==> flow/design.v <==
module enc_bundler(
	input wire 						bundling_features,
    input wire [617-1:0]	bits_to_bundle,
    output wire 					thresholded_bit
    );
	localparam integer ENCODING_BIT_THR = 6;
    logic [1:0] tree_add_lvl_0	[0:307];
    wire  [2:0] tree_add_lvl_1	[0:153];
    wire  [3:0] tree_add_lvl_2	[0:76];
    wire  [4:0] tree_add_lvl_3	[0:38];
    wire  [5:0] tree_add_lvl_4	[0:18];
    wire  [6:0] tree_add_lvl_5	[0:9];
    wire  [7:0] tree_add_lvl_6	[0:4];
    wire  [8:0] tree_add_lvl_7	[0:1];
    wire  [9:0] tree_add_lvl_8;
    wire  [9:0] accumulated_sum;
	always_comb begin
			for (int i = 0; i < 308; i++ ) begin
			  tree_add_lvl_0[i] = bits_to_bundle[2*i] + bits_to_bundle[(2*i)+1];
			end
	end
    for (genvar i = 0; i < 154; i++ ) begin
      assign tree_add_lvl_1[i] = tree_add_lvl_0[2*i] + tree_add_lvl_0[(2*i)+1];
    end
    for (genvar i = 0; i < 77; i++ ) begin
      assign tree_add_lvl_2[i] = tree_add_lvl_1[2*i] + tree_add_lvl_1[(2*i)+1];
    end
    for (genvar i = 0; i < 38; i++ ) begin
      assign tree_add_lvl_3[i] = tree_add_lvl_2[2*i] + tree_add_lvl_2[(2*i)+1];
    end
    assign tree_add_lvl_3[38] = tree_add_lvl_2[76] + bits_to_bundle[616];
    for (genvar i = 0; i < 19; i++ ) begin
      assign tree_add_lvl_4[i] = tree_add_lvl_3[2*i] + tree_add_lvl_3[(2*i)+1];
    end
    for (genvar i = 0; i < 9; i++ ) begin
      assign tree_add_lvl_5[i] = tree_add_lvl_4[2*i] + tree_add_lvl_4[(2*i)+1];
    end
    assign tree_add_lvl_5[9] = tree_add_lvl_4[18] + tree_add_lvl_3[38];
    for (genvar i = 0; i < 5; i++ ) begin
      assign tree_add_lvl_6[i] = tree_add_lvl_5[2*i] + tree_add_lvl_5[(2*i)+1];
    end
    for (genvar i = 0; i < 2; i++ ) begin
      assign tree_add_lvl_7[i] = tree_add_lvl_6[2*i] + tree_add_lvl_6[(2*i)+1];
    end
    assign tree_add_lvl_8 = tree_add_lvl_7[0] + tree_add_lvl_7[1];
    assign accumulated_sum = tree_add_lvl_8 + tree_add_lvl_6[4]; 
    assign thresholded_bit = (accumulated_sum > ENCODING_BIT_THR) ? 1'b1 : 1'b0;
endmodule  
module enc_bundler_top(
	input  wire 						clk,
	input  wire 						nrst,
	input  wire 						bundling_features,
	input  wire [617-1:0]	bits_to_bundle,
	output logic 						encoded_bit
	);
	wire thresholded_bit;
	enc_bundler ENC_BUNDLER(
		.bundling_features					(bundling_features),
		.bits_to_bundle						(bits_to_bundle),
		.thresholded_bit					(thresholded_bit)
	);
	always_ff @(posedge clk or negedge nrst) begin
		if (!nrst) begin
			encoded_bit <= 1'b0;
		end
		else if (bundling_features) begin
			encoded_bit <= thresholded_bit;
		end
		else begin
			encoded_bit <= encoded_bit;
		end
	end
endmodule
### Reports on enc_bundler_top

What the tools print for enc_bundler_top, step after step.
Line numbers count from 1 in the design file above.
The mark n/a stands for no value.

| set-up | value |
|---|---|
| top module | enc_bundler_top |
| clock | clk |
| standard-cell library | sky130hd |
| library corner | tt_025C_1v80 |

### Word-level counts

Counts by Yosys on the flattened word-level netlist (proc, flatten, opt, wreduce). Print and check cells are left out. Cells with the same type and inputs are merged into one.

| storage and ports | value |
|---|---|
| word-level cells | 619 |
| output and inout port bits | 1 |
| input bits | 620 |
| register bits after elaboration | 1 |

| cells by class | value |
|---|---|
| magnitude comparators | 1 |
| mux-type cells | 1 |
| add/subtract/negate cells | 616 |

Operators with widths:

| operator | count |
|---|---|
| adder 1 x 1 -> 2 bit | 308 |
| adder 2 x 2 -> 3 bit | 154 |
| adder 3 x 3 -> 4 bit | 77 |
| adder 4 x 4 -> 5 bit | 38 |
| adder 5 x 5 -> 6 bit | 19 |
| adder 6 x 6 -> 7 bit | 9 |
| adder 7 x 7 -> 8 bit | 5 |
| adder 8 x 8 -> 9 bit | 2 |
| greater-than comparator 10 x 3 -> 1 bit with constant B | 1 |
| adder 10 x 8 -> 10 bit | 1 |
| adder 9 x 9 -> 10 bit | 1 |
| adder 6 x 5 -> 7 bit | 1 |
| adder 4 x 1 -> 5 bit | 1 |
| two-way mux 1 bit | 1 |

### Longest topological paths

Longest topological path by Yosys (ltp), each cell counted once; first at word level (registers and memories cut), then after technology mapping (sequential cells cut; the memories' decode and read muxes count).

| depth | value |
|---|---|
| depth in word-level cells | 12 |
| ABC_AREA | 0 |
| gate-level depth with buffers | 31 |

### Synthesis result

Yosys stat after the flow's synthesis: flattened, memories mapped to cells. It holds for the ABC_AREA given above (unset counts as 0); a run with the other value may have another netlist.

Cell types:

| cell type | count | total area (µm²) |
|---|---|---|
| sky130_fd_sc_hd__fa_1 | 599 | 1.2E+04 |
| sky130_fd_sc_hd__inv_1 | 938 | 3.52E+03 |
| sky130_fd_sc_hd__ha_1 | 78 | 975.936 |
| sky130_fd_sc_hd__dfrtp_1 | 1 | 25.024 |
| sky130_fd_sc_hd__nor2_1 | 6 | 22.522 |
| sky130_fd_sc_hd__o21ai_0 | 4 | 20.019 |
| sky130_fd_sc_hd__o2111ai_1 | 2 | 17.517 |
| sky130_fd_sc_hd__a41oi_2 | 1 | 16.266 |
| sky130_fd_sc_hd__o41ai_2 | 1 | 16.266 |
| sky130_fd_sc_hd__a21oi_1 | 3 | 15.014 |
| sky130_fd_sc_hd__nand2_1 | 4 | 15.014 |
| sky130_fd_sc_hd__a211oi_2 | 1 | 12.512 |
| sky130_fd_sc_hd__nor2b_1 | 2 | 12.512 |
| sky130_fd_sc_hd__nor4_2 | 1 | 12.512 |
| sky130_fd_sc_hd__a221o_1 | 1 | 10.01 |
| sky130_fd_sc_hd__mux2i_1 | 1 | 10.01 |
| sky130_fd_sc_hd__o21ba_1 | 1 | 10.01 |
| sky130_fd_sc_hd__a221oi_1 | 1 | 8.758 |

Other cell types: 16; their cells: 16.

| mapped netlist | value |
|---|---|
| buffers | 0 |
| mapped area | 16828.6 µm² |
| flip-flops | 1 |
| sequential area | 25.0 µm² |
| cells in the netlist | 1661 |

By module: a second synthesis without flattening, with its own total; a netlist apart from the flattened one above.

| unflattened totals | value |
|---|---|
| cell total of the unflattened synthesis | 1660 |
| area total of the unflattened synthesis | 16817.4 µm² |

Each row is one instance without its submodules.

Modules:

| module | cells | instances | sequential area (µm²) | area (µm²) |
|---|---|---|---|---|
| enc_bundler | 1658 | 1 | 0.0 | 16777.3 |
| enc_bundler_top | 2 | 1 | 25.0 | 40.0 |

### Timing after synthesis

Source: OpenSTA report_checks on the synthesized netlist (no wires, ideal clock, input and output delay 20% of the period each), path of least setup slack; recovery checks are left aside. Register names are those of the netlist, which keeps one name where synthesis merged equal registers.

| path after synthesis | value |
|---|---|
| path kind | in2reg |
| start | input bits_to_bundle[443] |
| end | register encoded_bit |
| setup time | 0.139 ns |
| slack | 1.647 ns |
| arrival time | 10.714 ns |
| data required time | 12.361 ns |
| path delay | 8.353 ns |
| stages | 31 |
| period | 12.5 ns |
| synthesis period reached | 10.853 ns |

"path delay" = arrival - input delay + setup time.
"stages": output pins that drive a net of the path, with the launching flip-flop's if there is one; two outputs of one cell count as two.
"synthesis period reached" is the clock period less the worst setup slack; recovery checks do not enter. This is arithmetic on one report: input and output delays are still those of the set period (20% each).
Between the ends stands the longest chain of elaborated cells between them, by number of cells; it is not shown to be the way that was timed. Of several equally long chains one is given.
Each line given opens the expression or statement behind the cell; cells for indexed reads and writes are added by Yosys, which also makes memories of some case tables.
A register here has more assigning lines than the two given.

| on the way, after synthesis | value |
|---|---|
| path through | sky130_fd_sc_hd__fa_1 -> sky130_fd_sc_hd__inv_1 -> sky130_fd_sc_hd__fa_1 -> sky130_fd_sc_hd__inv_1 -> sky130_fd_sc_hd__fa_1 -> sky130_fd_sc_hd__inv_1 -> sky130_fd_sc_hd__fa_1 -> sky130_fd_sc_hd__inv_1 -> sky130_fd_sc_hd__fa_1 -> sky130_fd_sc_hd__inv_1 -> sky130_fd_sc_hd__fa_1 -> sky130_fd_sc_hd__fa_1 -> sky130_fd_sc_hd__inv_1 -> sky130_fd_sc_hd__fa_1 -> sky130_fd_sc_hd__inv_1 -> sky130_fd_sc_hd__fa_1 -> sky130_fd_sc_hd__inv_1 -> sky130_fd_sc_hd__fa_1 -> sky130_fd_sc_hd__inv_1 -> sky130_fd_sc_hd__fa_1 -> sky130_fd_sc_hd__fa_1 -> sky130_fd_sc_hd__fa_1 -> sky130_fd_sc_hd__inv_1 -> sky130_fd_sc_hd__fa_1 -> sky130_fd_sc_hd__inv_1 -> sky130_fd_sc_hd__fa_1 -> sky130_fd_sc_hd__and2b_1 -> sky130_fd_sc_hd__nor4b_1 -> sky130_fd_sc_hd__a221o_1 -> sky130_fd_sc_hd__nor4_2 -> sky130_fd_sc_hd__a41oi_2 |
| length of the longest elaborated chain | 12 |
| elaborated cells on any way between the ends | 12 |
| source lines of those cells | 11 |

Ends and longest elaborated chain, after synthesis:

| element | line | source |
|---|---|---|
| start: declaration | 53 | `input wire [617-1:0] bits_to_bundle,` |
| adder 1 x 1 -> 2 bit | 19 | `tree_add_lvl_0[i] = bits_to_bundle[2*i] + bits_to_bundle[(2*i)+1];` |
| adder 2 x 2 -> 3 bit | 23 | `assign tree_add_lvl_1[i] = tree_add_lvl_0[2*i] + tree_add_lvl_0[(2*i)+1];` |
| adder 3 x 3 -> 4 bit | 26 | `assign tree_add_lvl_2[i] = tree_add_lvl_1[2*i] + tree_add_lvl_1[(2*i)+1];` |
| adder 4 x 4 -> 5 bit | 29 | `assign tree_add_lvl_3[i] = tree_add_lvl_2[2*i] + tree_add_lvl_2[(2*i)+1];` |
| adder 5 x 5 -> 6 bit | 33 | `assign tree_add_lvl_4[i] = tree_add_lvl_3[2*i] + tree_add_lvl_3[(2*i)+1];` |
| adder 6 x 6 -> 7 bit | 36 | `assign tree_add_lvl_5[i] = tree_add_lvl_4[2*i] + tree_add_lvl_4[(2*i)+1];` |
| adder 7 x 7 -> 8 bit | 40 | `assign tree_add_lvl_6[i] = tree_add_lvl_5[2*i] + tree_add_lvl_5[(2*i)+1];` |
| adder 8 x 8 -> 9 bit | 43 | `assign tree_add_lvl_7[i] = tree_add_lvl_6[2*i] + tree_add_lvl_6[(2*i)+1];` |
| adder 9 x 9 -> 10 bit | 45 | `assign tree_add_lvl_8 = tree_add_lvl_7[0] + tree_add_lvl_7[1];` |
| adder 10 x 8 -> 10 bit | 46 | `assign accumulated_sum = tree_add_lvl_8 + tree_add_lvl_6[4];` |
| greater-than comparator 10 x 3 -> 1 bit | 47 | `assign thresholded_bit = (accumulated_sum > ENCODING_BIT_THR) ? 1'b1 : 1'b0;` |
| two-way mux 1 bit | 47 |  |
| end: assignment | 67 | `encoded_bit <= thresholded_bit;` |
| end: assignment | 70 | `encoded_bit <= encoded_bit;` |
| end: declaration | 54 | `output logic encoded_bit` |

### Path in the finished layout

Path of least setup slack in the final report of entry A (OpenROAD, finished layout, wires in). Where an end is a register, its clock arrival counts in the times.

| path post-layout | value |
|---|---|
| path kind | in2reg |
| start | input bits_to_bundle[263] |
| end | register encoded_bit |
| period | 12.9 ns |
| data required time | 12.82 ns |
| slack | 0.93 ns |
| arrival time | 11.88 ns |
| stages | 29 |
| setup time | 0.09 ns |

Between the ends stands the longest chain of elaborated cells between them, by number of cells; it is not shown to be the way that was timed. Of several equally long chains one is given.
A register here has more assigning lines than the two given.

| on the way, post-layout | value |
|---|---|
| path through | sky130_fd_sc_hd__clkdlybuf4s50_1 -> sky130_fd_sc_hd__inv_1 -> sky130_fd_sc_hd__fa_1 -> sky130_fd_sc_hd__fa_1 -> sky130_fd_sc_hd__inv_1 -> sky130_fd_sc_hd__fa_1 -> sky130_fd_sc_hd__inv_1 -> sky130_fd_sc_hd__fa_1 -> sky130_fd_sc_hd__inv_1 -> sky130_fd_sc_hd__fa_1 -> sky130_fd_sc_hd__fa_1 -> sky130_fd_sc_hd__inv_1 -> sky130_fd_sc_hd__fa_1 -> sky130_fd_sc_hd__fa_1 -> sky130_fd_sc_hd__inv_1 -> sky130_fd_sc_hd__fa_1 -> sky130_fd_sc_hd__inv_1 -> sky130_fd_sc_hd__fa_1 -> sky130_fd_sc_hd__fa_1 -> sky130_fd_sc_hd__fa_1 -> sky130_fd_sc_hd__fa_1 -> sky130_fd_sc_hd__inv_1 -> sky130_fd_sc_hd__fa_1 -> sky130_fd_sc_hd__inv_1 -> sky130_fd_sc_hd__fa_1 -> sky130_fd_sc_hd__nor4b_1 -> sky130_fd_sc_hd__a221o_1 -> sky130_fd_sc_hd__nor4_2 -> sky130_fd_sc_hd__a41oi_2 |
| length of the longest elaborated chain | 12 |
| elaborated cells on any way between the ends | 12 |
| source lines of those cells | 11 |

Ends and longest elaborated chain, post-layout:

| element | line | source |
|---|---|---|
| start: declaration | 53 | `input wire [617-1:0] bits_to_bundle,` |
| adder 1 x 1 -> 2 bit | 19 | `tree_add_lvl_0[i] = bits_to_bundle[2*i] + bits_to_bundle[(2*i)+1];` |
| adder 2 x 2 -> 3 bit | 23 | `assign tree_add_lvl_1[i] = tree_add_lvl_0[2*i] + tree_add_lvl_0[(2*i)+1];` |
| adder 3 x 3 -> 4 bit | 26 | `assign tree_add_lvl_2[i] = tree_add_lvl_1[2*i] + tree_add_lvl_1[(2*i)+1];` |
| adder 4 x 4 -> 5 bit | 29 | `assign tree_add_lvl_3[i] = tree_add_lvl_2[2*i] + tree_add_lvl_2[(2*i)+1];` |
| adder 5 x 5 -> 6 bit | 33 | `assign tree_add_lvl_4[i] = tree_add_lvl_3[2*i] + tree_add_lvl_3[(2*i)+1];` |
| adder 6 x 6 -> 7 bit | 36 | `assign tree_add_lvl_5[i] = tree_add_lvl_4[2*i] + tree_add_lvl_4[(2*i)+1];` |
| adder 7 x 7 -> 8 bit | 40 | `assign tree_add_lvl_6[i] = tree_add_lvl_5[2*i] + tree_add_lvl_5[(2*i)+1];` |
| adder 8 x 8 -> 9 bit | 43 | `assign tree_add_lvl_7[i] = tree_add_lvl_6[2*i] + tree_add_lvl_6[(2*i)+1];` |
| adder 9 x 9 -> 10 bit | 45 | `assign tree_add_lvl_8 = tree_add_lvl_7[0] + tree_add_lvl_7[1];` |
| adder 10 x 8 -> 10 bit | 46 | `assign accumulated_sum = tree_add_lvl_8 + tree_add_lvl_6[4];` |
| greater-than comparator 10 x 3 -> 1 bit | 47 | `assign thresholded_bit = (accumulated_sum > ENCODING_BIT_THR) ? 1'b1 : 1'b0;` |
| two-way mux 1 bit | 47 |  |
| end: assignment | 67 | `encoded_bit <= thresholded_bit;` |
| end: assignment | 70 | `encoded_bit <= encoded_bit;` |
| end: declaration | 54 | `output logic encoded_bit` |

Lab notebook: enc_bundler_top

enc_bundler_top through Yosys and OpenROAD on sky130hd: 6 stored runs, unordered, with their settings and measured results. The constraints put input and output delay at 20% of the set period each and load the outputs with 0.01 pF.
"clock period reached": clock period set for the run, less the worst setup slack. It is reckoned from that one timing run; input and output delays stay at 20% of the period that was set.
"critical setup path time" is the time allowed to the run's worst setup path (the clock period less input and output delay, where it has them) less its slack. Clock arrival times count: a late capture clock shortens it, a late launch clock lengthens it.

#### Entry A

| setting | value |
|---|---|
| CAP_MARGIN | `40` |
| CELL_PAD_IN_SITES_DETAIL_PLACEMENT | `1` |
| CELL_PAD_IN_SITES_GLOBAL_PLACEMENT | `3` |
| CORE_ASPECT_RATIO | `0.54` |
| CORE_MARGIN | `3` |
| CORE_UTILIZATION | `18` |
| CTS_CLUSTER_DIAMETER | `365` |
| CTS_CLUSTER_SIZE | `60` |
| GPL_ROUTABILITY_DRIVEN | `1` |
| GPL_TIMING_DRIVEN | `1` |
| MAX_ROUTING_LAYER | `met4` |
| MIN_ROUTING_LAYER | `met2` |
| PLACE_DENSITY_LB_ADDON | `0.15` |
| SETUP_SLACK_MARGIN | `0.3` |
| SLEW_MARGIN | `30` |
| TNS_END_PERCENT | `95` |
| period_ns | `12.9` |

| result | value |
|---|---|
| netlist area reported by Yosys | 16828.6 µm² |
| full die area | 97373.1 µm² |
| standard-cell area of the final layout | 24672.4 µm² |
| utilization in the final report | 0.269 |
| smallest setup slack | 0.935 ns |
| summed negative setup slack | 0.000 ns |
| lowest hold slack | 0.555 ns |
| clock period reached | 11.965 ns |
| critical setup path time | 9.39 ns |
| kind of the worst setup path | in2reg |

#### Entry B

| setting | value |
|---|---|
| CELL_PAD_IN_SITES_GLOBAL_PLACEMENT | `1` |
| CORE_ASPECT_RATIO | `0.54` |
| CORE_UTILIZATION | `45` |
| CTS_CLUSTER_DIAMETER | `224` |
| GPL_ROUTABILITY_DRIVEN | `1` |
| GPL_TIMING_DRIVEN | `0` |
| MAX_ROUTING_LAYER | `met5` |
| PLACE_DENSITY_LB_ADDON | `0.17` |
| SETUP_SLACK_MARGIN | `0.3` |
| TNS_END_PERCENT | `60` |
| period_ns | `12.5` |
| CAP_MARGIN | `20` |
| CORE_MARGIN | `2` |
| SLEW_MARGIN | `20` |

| result | value |
|---|---|
| netlist area reported by Yosys | 16828.6 µm² |
| full die area | 39033.4 µm² |
| standard-cell area of the final layout | 23742.8 µm² |
| utilization in the final report | 0.652 |
| smallest setup slack | 0.622 ns |
| summed negative setup slack | 0.000 ns |
| lowest hold slack | 0.683 ns |
| clock period reached | 11.878 ns |
| critical setup path time | 9.38 ns |
| kind of the worst setup path | in2reg |

#### Entry C

| setting | value |
|---|---|
| CORE_UTILIZATION | `42` |
| PLACE_DENSITY | `0.6` |
| period_ns | `11.8` |
| CAP_MARGIN | `20` |
| CORE_MARGIN | `2` |
| SLEW_MARGIN | `20` |

| result | value |
|---|---|
| netlist area reported by Yosys | 16828.6 µm² |
| full die area | 41685.4 µm² |
| standard-cell area of the final layout | 23910.4 µm² |
| utilization in the final report | 0.603 |
| smallest setup slack | 0.226 ns |
| summed negative setup slack | 0.000 ns |
| lowest hold slack | 0.587 ns |
| clock period reached | 11.574 ns |
| critical setup path time | 9.21 ns |
| kind of the worst setup path | in2reg |

#### Entry D

| setting | value |
|---|---|
| ABC_AREA | `1` |
| CELL_PAD_IN_SITES_GLOBAL_PLACEMENT | `2` |
| CORE_ASPECT_RATIO | `0.5` |
| CTS_CLUSTER_DIAMETER | `198` |
| HOLD_SLACK_MARGIN | `0.15` |
| period_ns | `12.5` |
| CAP_MARGIN | `20` |
| CORE_MARGIN | `2` |
| CORE_UTILIZATION | `40` |
| SLEW_MARGIN | `20` |

| result | value |
|---|---|
| netlist area reported by Yosys | 16915.0 µm² |
| full die area | 44048.3 µm² |
| standard-cell area of the final layout | 23847.9 µm² |
| utilization in the final report | 0.57 |
| smallest setup slack | 0.976 ns |
| summed negative setup slack | 0.000 ns |
| lowest hold slack | 0.513 ns |
| clock period reached | 11.524 ns |
| critical setup path time | 9.02 ns |
| kind of the worst setup path | in2reg |

#### Entry E

| setting | value |
|---|---|
| ABC_AREA | `0` |
| CELL_PAD_IN_SITES_DETAIL_PLACEMENT | `2` |
| CELL_PAD_IN_SITES_GLOBAL_PLACEMENT | `1` |
| CORE_ASPECT_RATIO | `1.94` |
| CORE_UTILIZATION | `55` |
| CTS_CLUSTER_DIAMETER | `39` |
| GPL_ROUTABILITY_DRIVEN | `0` |
| HOLD_SLACK_MARGIN | `0.17` |
| PLACE_DENSITY_LB_ADDON | `0.29` |
| SETUP_SLACK_MARGIN | `-0.85` |
| TNS_END_PERCENT | `60` |
| period_ns | `12.5` |
| CAP_MARGIN | `20` |
| CORE_MARGIN | `2` |
| SLEW_MARGIN | `20` |

Unfinished; tool error in placement.

#### Entry F

| setting | value |
|---|---|
| CORE_UTILIZATION | `40` |
| PLACE_DENSITY | `0.6` |
| period_ns | `11.8` |
| CAP_MARGIN | `20` |
| CORE_MARGIN | `2` |
| SLEW_MARGIN | `20` |

| result | value |
|---|---|
| netlist area reported by Yosys | 16828.6 µm² |
| full die area | 43729.1 µm² |
| standard-cell area of the final layout | 23772.8 µm² |
| utilization in the final report | 0.569 |
| smallest setup slack | 0.301 ns |
| summed negative setup slack | 0.000 ns |
| lowest hold slack | 0.566 ns |
| clock period reached | 11.499 ns |
| critical setup path time | 9.14 ns |
| kind of the worst setup path | in2reg |
